==> flow/design.v <==
module calc_mvd_cost (
    input                       ap_clk,
    input                       ap_rst,
    input                       ap_start,
    input                       ap_ce,
    output logic                ap_done,
    output logic                ap_ready,
    output logic                ap_idle,
    input        [31:0]         x,
    input        [31:0]         y,
    input        [31:0]         mv_shift,
    input        [15:0]         mv_cand_0,
    input        [15:0]         mv_cand_1,
    input        [15:0]         mv_cand_2,
    input        [15:0]         mv_cand_3,
    output logic [63:0]         bitcost,
    output logic                bitcost_ap_vld,
    input        [63:0]         lambda_sqrt_integer_int64,
    input        [63:0]         lambda_sqrt_decimal_int64,
    output logic [63:0]         mvd_cost_int64,
    output logic                mvd_cost_int64_ap_vld
);
    localparam LAMBDA_DECIMAL_SHIFT_BITS = 14;
    localparam CTX_FRAC_BITS = 15;
    logic [31:0] x_shifted, y_shifted;
    logic [63:0] lambda_sqrt_integer_reg, lambda_sqrt_decimal_reg;
    logic [63:0] lambda_sqrt_integer_s2, lambda_sqrt_decimal_s2;
    logic [63:0] lambda_sqrt_integer_s3, lambda_sqrt_decimal_s3;
    logic [15:0] mv_cand_reg[4];
    logic [3:0] pipeline_valid;
    logic same_cand;
    logic [63:0] cand1_cost, cand2_cost;
    logic [63:0] selected_cost;
    logic [63:0] bitcost_s3;
    logic [63:0] cost_mult_lambda_int;
    logic [63:0] cost_mult_lambda_dec;
    logic ap_idle_r;
    logic ap_done_r;
    always_ff @(posedge ap_clk or posedge ap_rst) begin
        if (ap_rst) begin
            ap_idle_r <= 1'b1;
            ap_done_r <= 1'b0;
            x_shifted <= 32'b0;
            y_shifted <= 32'b0;
            lambda_sqrt_integer_reg <= 64'b0;
            lambda_sqrt_decimal_reg <= 64'b0;
            mv_cand_reg[0] <= 16'b0;
            mv_cand_reg[1] <= 16'b0;
            mv_cand_reg[2] <= 16'b0;
            mv_cand_reg[3] <= 16'b0;
            pipeline_valid[0] <= 1'b0;
            same_cand <= 1'b0;
            cand1_cost <= 64'b0;
            cand2_cost <= 64'b0;
            lambda_sqrt_integer_s2 <= 64'b0;
            lambda_sqrt_decimal_s2 <= 64'b0;
            pipeline_valid[1] <= 1'b0;
            selected_cost <= 0;
            lambda_sqrt_integer_s3 <= 64'b0;
            lambda_sqrt_decimal_s3 <= 64'b0;
            pipeline_valid[2] <= 1'b0;
            bitcost_s3 <= 64'b0;
            cost_mult_lambda_int <= 64'b0;
            cost_mult_lambda_dec <= 64'b0;
            pipeline_valid[3] <= 1'b0;
            bitcost <= 64'b0;
            bitcost_ap_vld <= 1'b0;
            mvd_cost_int64 <= 64'b0;
            mvd_cost_int64_ap_vld <= 1'b0;
        end
        else if (ap_ce) begin
            ap_idle_r <= ap_idle;
            ap_done_r <= ap_done;
            if (ap_start) begin
                x_shifted <= x << mv_shift;
                y_shifted <= y << mv_shift;
                lambda_sqrt_integer_reg <= lambda_sqrt_integer_int64;
                lambda_sqrt_decimal_reg <= lambda_sqrt_decimal_int64;
                mv_cand_reg[0] <= mv_cand_0;
                mv_cand_reg[1] <= mv_cand_1;
                mv_cand_reg[2] <= mv_cand_2;
                mv_cand_reg[3] <= mv_cand_3;
                pipeline_valid[0] <= 1'b1;
            end
            else begin
                pipeline_valid[0] <= 1'b0;
            end
            pipeline_valid[1] <= pipeline_valid[0];
            lambda_sqrt_integer_s2 <= lambda_sqrt_integer_reg;
            lambda_sqrt_decimal_s2 <= lambda_sqrt_decimal_reg;
                same_cand <= (mv_cand_reg[0] == mv_cand_reg[2]) && (mv_cand_reg[1] == mv_cand_reg[3]);
                cand1_cost <= get_mvd_coding_cost(
                    $signed(x_shifted) - $signed(mv_cand_reg[0]),
                    $signed(y_shifted) - $signed(mv_cand_reg[1])
                );
                cand2_cost <= get_mvd_coding_cost(
                    $signed(x_shifted) - $signed(mv_cand_reg[2]),
                    $signed(y_shifted) - $signed(mv_cand_reg[3])
                );
            pipeline_valid[2] <= pipeline_valid[1];
            lambda_sqrt_integer_s3 <= lambda_sqrt_integer_s2;
            lambda_sqrt_decimal_s3 <= lambda_sqrt_decimal_s2;
                if (same_cand) begin
                    selected_cost <= cand1_cost;
                end
                else begin
                    selected_cost <= (cand2_cost < cand1_cost) ? cand2_cost : cand1_cost;
                end
            pipeline_valid[3] <= pipeline_valid[2];
                bitcost_s3 <= selected_cost;
                cost_mult_lambda_int <= selected_cost * lambda_sqrt_integer_s3;
                cost_mult_lambda_dec <= selected_cost * lambda_sqrt_decimal_s3;
            bitcost_ap_vld <= pipeline_valid[3];
            mvd_cost_int64_ap_vld <= pipeline_valid[3];
                bitcost <= bitcost_s3;
                mvd_cost_int64 <= cost_mult_lambda_int + (cost_mult_lambda_dec >> LAMBDA_DECIMAL_SHIFT_BITS);
        end
    end
    assign ap_ready = 1'b1;
    assign ap_done  = mvd_cost_int64_ap_vld;
    always_comb begin
        ap_idle = ap_idle_r;
        if (ap_start && ap_ce) begin
            ap_idle = 0;
        end
        else if (ap_done_r && ap_ce) begin
            ap_idle = 1;
        end
    end
    function automatic logic [63:0] get_mvd_coding_cost(input logic signed [31:0] mvd_hor, input logic signed [31:0] mvd_ver);
        logic [63:0] bitcost_temp;
        logic [63:0] x_abs, y_abs;
        logic [63:0] Q;
        logic [63:0] a, b;
        bitcost_temp = 64'd4 << CTX_FRAC_BITS;
        x_abs = (mvd_hor < 0) ? -mvd_hor : mvd_hor;
        y_abs = (mvd_ver < 0) ? -mvd_ver : mvd_ver;
        Q = 64'd1 << CTX_FRAC_BITS;
        bitcost_temp += (x_abs == 1) ? Q : 64'b0;
        bitcost_temp += (y_abs == 1) ? Q : 64'b0;
        a = get_ep_ex_golomb_bitcost_withpow(x_abs);
        b = get_ep_ex_golomb_bitcost_withpow(y_abs);
        get_mvd_coding_cost = ((a + b + bitcost_temp) >> CTX_FRAC_BITS) << 34;
    endfunction
    function automatic logic [63:0] get_ep_ex_golomb_bitcost_withpow(input logic [63:0] symbol);
        if (symbol >= 32768)
            get_ep_ex_golomb_bitcost_withpow = 64'd983040;
        else if (symbol >= 16384)
            get_ep_ex_golomb_bitcost_withpow = 64'd917504;
        else if (symbol >= 8192)
            get_ep_ex_golomb_bitcost_withpow = 64'd851968;
        else if (symbol >= 4096)
            get_ep_ex_golomb_bitcost_withpow = 64'd786432;
        else if (symbol >= 2048)
            get_ep_ex_golomb_bitcost_withpow = 64'd720896;
        else if (symbol >= 1024)
            get_ep_ex_golomb_bitcost_withpow = 64'd655360;
        else if (symbol >= 512)
            get_ep_ex_golomb_bitcost_withpow = 64'd589824;
        else if (symbol >= 256)
            get_ep_ex_golomb_bitcost_withpow = 64'd524288;
        else if (symbol >= 128)
            get_ep_ex_golomb_bitcost_withpow = 64'd458752;
        else if (symbol >= 64)
            get_ep_ex_golomb_bitcost_withpow = 64'd393216;
        else if (symbol >= 32)
            get_ep_ex_golomb_bitcost_withpow = 64'd327680;
        else if (symbol >= 16)
            get_ep_ex_golomb_bitcost_withpow = 64'd262144;
        else if (symbol >= 8)
            get_ep_ex_golomb_bitcost_withpow = 64'd196608;
        else if (symbol >= 4)
            get_ep_ex_golomb_bitcost_withpow = 64'd131072;
        else if (symbol >= 2)
            get_ep_ex_golomb_bitcost_withpow = 64'd65536;
        else
            get_ep_ex_golomb_bitcost_withpow = 64'd0;
    endfunction
endmodule
* Tool chain data of calc_mvd_cost
Tool output for the design above before and after an edit, in the order of the flow.
"unedited" refers to lines of the RTL above, "edited" to lines of the edited file.
"change": "edited" minus "unedited" as printed here. "rel. change": 100 x difference / "unedited".
Operators carry their Yosys type and port widths (W data, S select, Z words).
Cell names lack the library's common part.
A cell with -- has no value.
- Top module :: calc_mvd_cost
- Clock port :: ap_clk
- Standard-cell library :: sky130hd
- Corner :: tt_025C_1v80

* Diff
Unified diff, file above to edited file.
The edit is scripted, without regard to the design's behaviour, which it may alter; it was not made to optimise anything.
#+begin_src diff
@@ -18,5 +18,5 @@
     input        [63:0]         lambda_sqrt_integer_int64,
     input        [63:0]         lambda_sqrt_decimal_int64,
-    output logic [63:0]         mvd_cost_int64,
+    output logic [64:0]         mvd_cost_int64,
     output logic                mvd_cost_int64_ap_vld
 );
#+end_src

* Elaborated design
Source: Yosys, flattened and elaborated. Widths are those after wreduce. Registers that Yosys merges into a memory's read port (data or address) are not register bits. Print and check cells do not count. Equal cells are merged and count once.
** Storage and ports
- register bits after elaboration :: unedited 964, edited 965, change +1, rel. change +0.10%
- input bits :: unedited 292, edited 292, change 0, rel. change 0.00%
- output and inout port bits :: unedited 133, edited 134, change +1, rel. change +0.75%
** Cells by class
- add/sub/neg operators :: unedited 17, edited 17, change 0, rel. change 0.00%
- multiply operators :: unedited 2, edited 2, change 0, rel. change 0.00%
- order comparisons :: unedited 65, edited 65, change 0, rel. change 0.00%
- eq/ne operators :: unedited 6, edited 6, change 0, rel. change 0.00%
- shift-type cells :: unedited 2, edited 2, change 0, rel. change 0.00%
- multiplexer cells :: unedited 77, edited 77, change 0, rel. change 0.00%
- reduce/logical cells :: unedited 4, edited 4, change 0, rel. change 0.00%
** Operator list
- $add A64 B50 Y64 :: unedited 1, edited 0, change -1, rel. change -100.00%
- $add A64 B50 Y65 :: unedited 0, edited 1, change +1
Operator kinds equal on both sides are left out: 37.

* Logic depth
Depth = most cells in a row (Yosys ltp): at word level without a register or memory, in the mapped netlist without a sequential cell, where the memories' decode and read muxes count.
** Logic depth
- depth in word-level cells :: unedited 22, edited 22, change 0, rel. change 0.00%
- ABC_AREA :: unedited 0, edited 0
- gate-level depth with buffers :: unedited 33, edited 34, change +1, rel. change +3.03%

* Synthesis result
Yosys stat after the flow's synthesis: flattened, memories mapped to cells. It holds for the ABC_AREA given above (unset counts as 0); a run with the other value may have another netlist.
** Cell types
- o21ai_0 :: unedited 208, edited 178, change -30, rel. change -14.42%
- xor2_1 :: unedited 70, edited 88, change +18, rel. change +25.71%
- xnor2_1 :: unedited 189, edited 172, change -17, rel. change -8.99%
- o211ai_1 :: unedited 24, edited 41, change +17, rel. change +70.83%
- inv_1 :: unedited 599, edited 615, change +16, rel. change +2.67%
- a21oi_1 :: unedited 274, edited 259, change -15, rel. change -5.47%
- a21o_1 :: unedited 74, edited 88, change +14, rel. change +18.92%
- clkbuf_1 :: unedited 194, edited 181, change -13, rel. change -6.70%
- and3_1 :: unedited 40, edited 50, change +10, rel. change +25.00%
- nand2_1 :: unedited 458, edited 450, change -8, rel. change -1.75%
- nand2b_1 :: unedited 43, edited 35, change -8, rel. change -18.60%
- o21bai_1 :: unedited 22, edited 14, change -8, rel. change -36.36%
- o31a_1 :: unedited 19, edited 11, change -8, rel. change -42.11%
- nand3b_1 :: unedited 17, edited 9, change -8, rel. change -47.06%
- mux2_2 :: unedited 355, edited 349, change -6, rel. change -1.69%
- nor2b_1 :: unedited 100, edited 94, change -6, rel. change -6.00%
- nor2_1 :: unedited 242, edited 247, change +5, rel. change +2.07%
- nand3_1 :: unedited 86, edited 81, change -5, rel. change -5.81%
Cell types equal on both sides are left out: 15.
The list need not be complete.
** Synthesis totals
- cells in the netlist :: unedited 5545, edited 5495, change -50, rel. change -0.90%
- synthesis area (mm²) :: unedited 0.050571, edited 0.0503295, change -0.0002415, rel. change -0.48%
- mapped flip-flops :: unedited 455, edited 456, change +1, rel. change +0.22%

* Path before layout
OpenSTA on the mapped netlist: ideal clock, no wires. The path of least setup slack (recovery checks aside). Input and output delay are each 20% of the period. Register names are those of the netlist, which keeps one name where synthesis merged equal registers.
** Timing after synthesis
- path kind :: unedited register to register, edited register to register
- start :: unedited register (name not given), edited register (name not given)
- end :: unedited register (name not given), edited register (name not given)
- period (ns) :: unedited 9.0, edited 9.0, change 0.0, rel. change 0.00%
- data arrival time (ns) :: unedited 7.310, edited 8.266, change +0.956, rel. change +13.08%
- data required time (ns) :: unedited 8.863, edited 8.918, change +0.055, rel. change +0.62%
- setup slack (ns) :: unedited 1.553, edited 0.652, change -0.901
- delay of the path (ns) :: unedited 7.447, edited 8.348, change +0.901, rel. change +12.10%
- driving pins on the path :: unedited 30, edited 34, change +4, rel. change +13.33%
- buffers on the path :: unedited 2, edited 2, change 0, rel. change 0.00%
- synthesis period reached (ns) :: unedited 7.447, edited 8.348, change +0.901, rel. change +12.10%
"delay of the path" is the arrival time less input delay plus setup time.
"driving pins on the path": output pins that drive a net of the path, with the launching flip-flop's if there is one; two outputs of one cell count as two.
"synthesis period reached" is the clock period less the worst setup slack; recovery checks do not enter. This is arithmetic on one report: input and output delays are still those of the set period (20% each).
Between the ends stands the longest chain of elaborated cells between them, by number of cells; it is not shown to be the way that was timed. Of several equally long chains one is given.
Each line given opens the expression or statement behind the cell; cells for indexed reads and writes are added by Yosys, which also makes memories of some case tables.
Between the ends, after synthesis, unedited:
- Cells stage by stage :: dfrtp_1 clkbuf_1 clkbuf_1 nand2_1 fa_1 inv_1 fa_1 fa_1 ha_1 ha_1 inv_1 fa_1 inv_1 ha_1 ha_1 ha_1 ha_1 ha_1 and3_1 a221o_1 nor4_1 or3_1 a31oi_1 a41oi_1 a21oi_1 a211oi_1 o21bai_1 a21oi_1 xnor2_1 a21oi_1
- Cells in the longest elaborated chain :: 1
- Elaborated cells on any way between the ends :: 1
- Those cells by class :: mul (1)
** RTL lines, path after synthesis, unedited (line)
- start, declared :: 33
- start, assigned :: 104
- start, assigned :: 107
- $mul A64 B64 Y64 :: 112
- end, assigned :: 64
- end, assigned :: 112
- end, declared :: 36
Between the ends, after synthesis, edited:
- Cells stage by stage :: dfrtp_1 clkbuf_1 clkbuf_1 nand2_1 fa_1 inv_1 fa_1 fa_1 ha_1 ha_1 inv_1 fa_1 inv_1 ha_1 ha_1 inv_1 fa_1 inv_1 ha_1 ha_1 nand2_1 nor2_1 and3b_1 or3_1 o31a_1 a41oi_1 a21oi_1 a211oi_1 o21ai_0 and4_1 a2111oi_0 a21oi_1 or3_1 a31oi_1
- Cells in the longest elaborated chain :: 1
- Elaborated cells on any way between the ends :: 1
- Those cells by class :: mul (1)
** RTL lines, path after synthesis, edited (line)
- start, declared :: 33
- start, assigned :: 104
- start, assigned :: 107
- $mul A64 B64 Y64 :: 112
- end, assigned :: 64
- end, assigned :: 112
- end, declared :: 36

* Timing after layout
From the final timing report of the runs of pair 1: the path of least setup slack in the routed layout; clock arrival at registers is part of the times.
** Timing after layout
- path kind :: unedited register to register, edited register to register
- start :: unedited register (name not given), edited register (name not given)
- end :: unedited register (name not given), edited register (name not given)
- period (ns) :: unedited 8.14, edited 8.14, change 0.00, rel. change 0.00%
- data arrival time (ns) :: unedited 8.30, edited 8.30, change 0.00, rel. change 0.00%
- data required time (ns) :: unedited 8.70, edited 8.65, change -0.05, rel. change -0.57%
- setup slack (ns) :: unedited 0.39, edited 0.34, change -0.05
- driving pins on the path :: unedited 30, edited 33, change +3, rel. change +10.00%
- buffers on the path :: unedited 0, edited 3, change +3
Between the ends stands the longest chain of elaborated cells between them, by number of cells; it is not shown to be the way that was timed. Of several equally long chains one is given.
Between the ends, after layout, unedited:
- Cells stage by stage :: dfrtp_2 nand2_1 fa_1 inv_1 fa_1 fa_1 ha_1 ha_1 inv_1 fa_1 inv_1 ha_1 ha_1 inv_1 fa_1 inv_1 ha_1 ha_1 nand3_1 nand2_1 a41o_1 o221a_2 a41oi_1 a211o_1 o21ai_0 nor3_1 o21ai_0 a31oi_1 xnor2_1 mux2_2
- Cells in the longest elaborated chain :: 1
- Elaborated cells on any way between the ends :: 1
- Those cells by class :: mul (1)
** RTL lines, path after layout, unedited (line)
- start, declared :: 33
- start, assigned :: 104
- start, assigned :: 107
- $mul A64 B64 Y64 :: 112
- end, assigned :: 64
- end, assigned :: 112
- end, declared :: 36
Between the ends, after layout, edited:
- Cells stage by stage :: dfrtp_2 buf_4 buf_8 nand2_1 fa_1 inv_1 fa_1 fa_1 ha_1 ha_1 inv_1 fa_1 inv_1 ha_1 ha_1 inv_1 fa_1 inv_1 ha_1 ha_1 o21ai_1 o31a_1 a211oi_1 o31ai_2 o2111ai_2 a21oi_2 o21bai_1 and4_1 a2111oi_2 buf_4 a21oi_1 xnor2_1 a21oi_1
- Cells in the longest elaborated chain :: 1
- Elaborated cells on any way between the ends :: 1
- Those cells by class :: mul (1)
** RTL lines, path after layout, edited (line)
- start, declared :: 33
- start, assigned :: 104
- start, assigned :: 107
- $mul A64 B64 Y64 :: 111
- end, assigned :: 63
- end, assigned :: 111
- end, declared :: 35

* Layout results
Runs of the flow (Yosys, OpenROAD) on both versions; the two runs of a pair have the same settings. The constraints put input and output delay at 20% of the set period each and load the outputs with 0.01 pF.
Settings, pair 1:
- period_ns :: 8.14
- CAP_MARGIN :: 20
- CORE_MARGIN :: 2
- CORE_UTILIZATION :: 40
- SLEW_MARGIN :: 20
** Measured results, pair 1
- area of the synthesized netlist (mm²) :: unedited 0.050571, edited 0.0503295, change -0.0002415, rel. change -0.48%
- area inside the die boundary (mm²) :: unedited 0.129287, edited 0.128676, change -0.000611, rel. change -0.47%
- std-cell area (final layout) (mm²) :: unedited 0.056847, edited 0.0572386, change +0.0003916, rel. change +0.69%
- utilization after routing :: unedited 0.453, edited 0.457, change +0.004
- smallest setup slack (ns) :: unedited 0.393, edited 0.344, change -0.049
- total negative setup slack (ns) :: unedited 0.000, edited 0.000, change 0.000
- lowest hold slack (ns) :: unedited 0.485, edited 0.474, change -0.011
- total power after layout (µW) :: unedited 19119, edited 19873, change +754, rel. change +3.94%
Settings, pair 2:
- CORE_ASPECT_RATIO :: 1.66
- CORE_UTILIZATION :: 26
- CTS_CLUSTER_DIAMETER :: 141
- CTS_CLUSTER_SIZE :: 36
- GPL_ROUTABILITY_DRIVEN :: 0
- GPL_TIMING_DRIVEN :: 0
- HOLD_SLACK_MARGIN :: -0.1
- PLACE_DENSITY :: 0.71
- SETUP_SLACK_MARGIN :: 0.76
- SLEW_MARGIN :: 15
- period_ns :: 6.88
- CAP_MARGIN :: 20
- CORE_MARGIN :: 2
** Measured results, pair 2
- area of the synthesized netlist (mm²) :: unedited 0.050571, edited 0.0503295, change -0.0002415, rel. change -0.48%
- area inside the die boundary (mm²) :: unedited 0.19816, edited 0.197225, change -0.000935, rel. change -0.47%
- std-cell area (final layout) (mm²) :: unedited 0.0634671, edited 0.0626201, change -0.0008470, rel. change -1.33%
- utilization after routing :: unedited 0.328, edited 0.325, change -0.003
- smallest setup slack (ns) :: unedited -0.452, edited -0.992, change -0.540
- total negative setup slack (ns) :: unedited -3.563, edited -8.885, change -5.322
- lowest hold slack (ns) :: unedited 0.451, edited 0.502, change +0.051
- total power after layout (µW) :: unedited 28102, edited 27495, change -607, rel. change -2.16%
"total power after layout": no workload was simulated; the value follows from the tool's default switching activity.
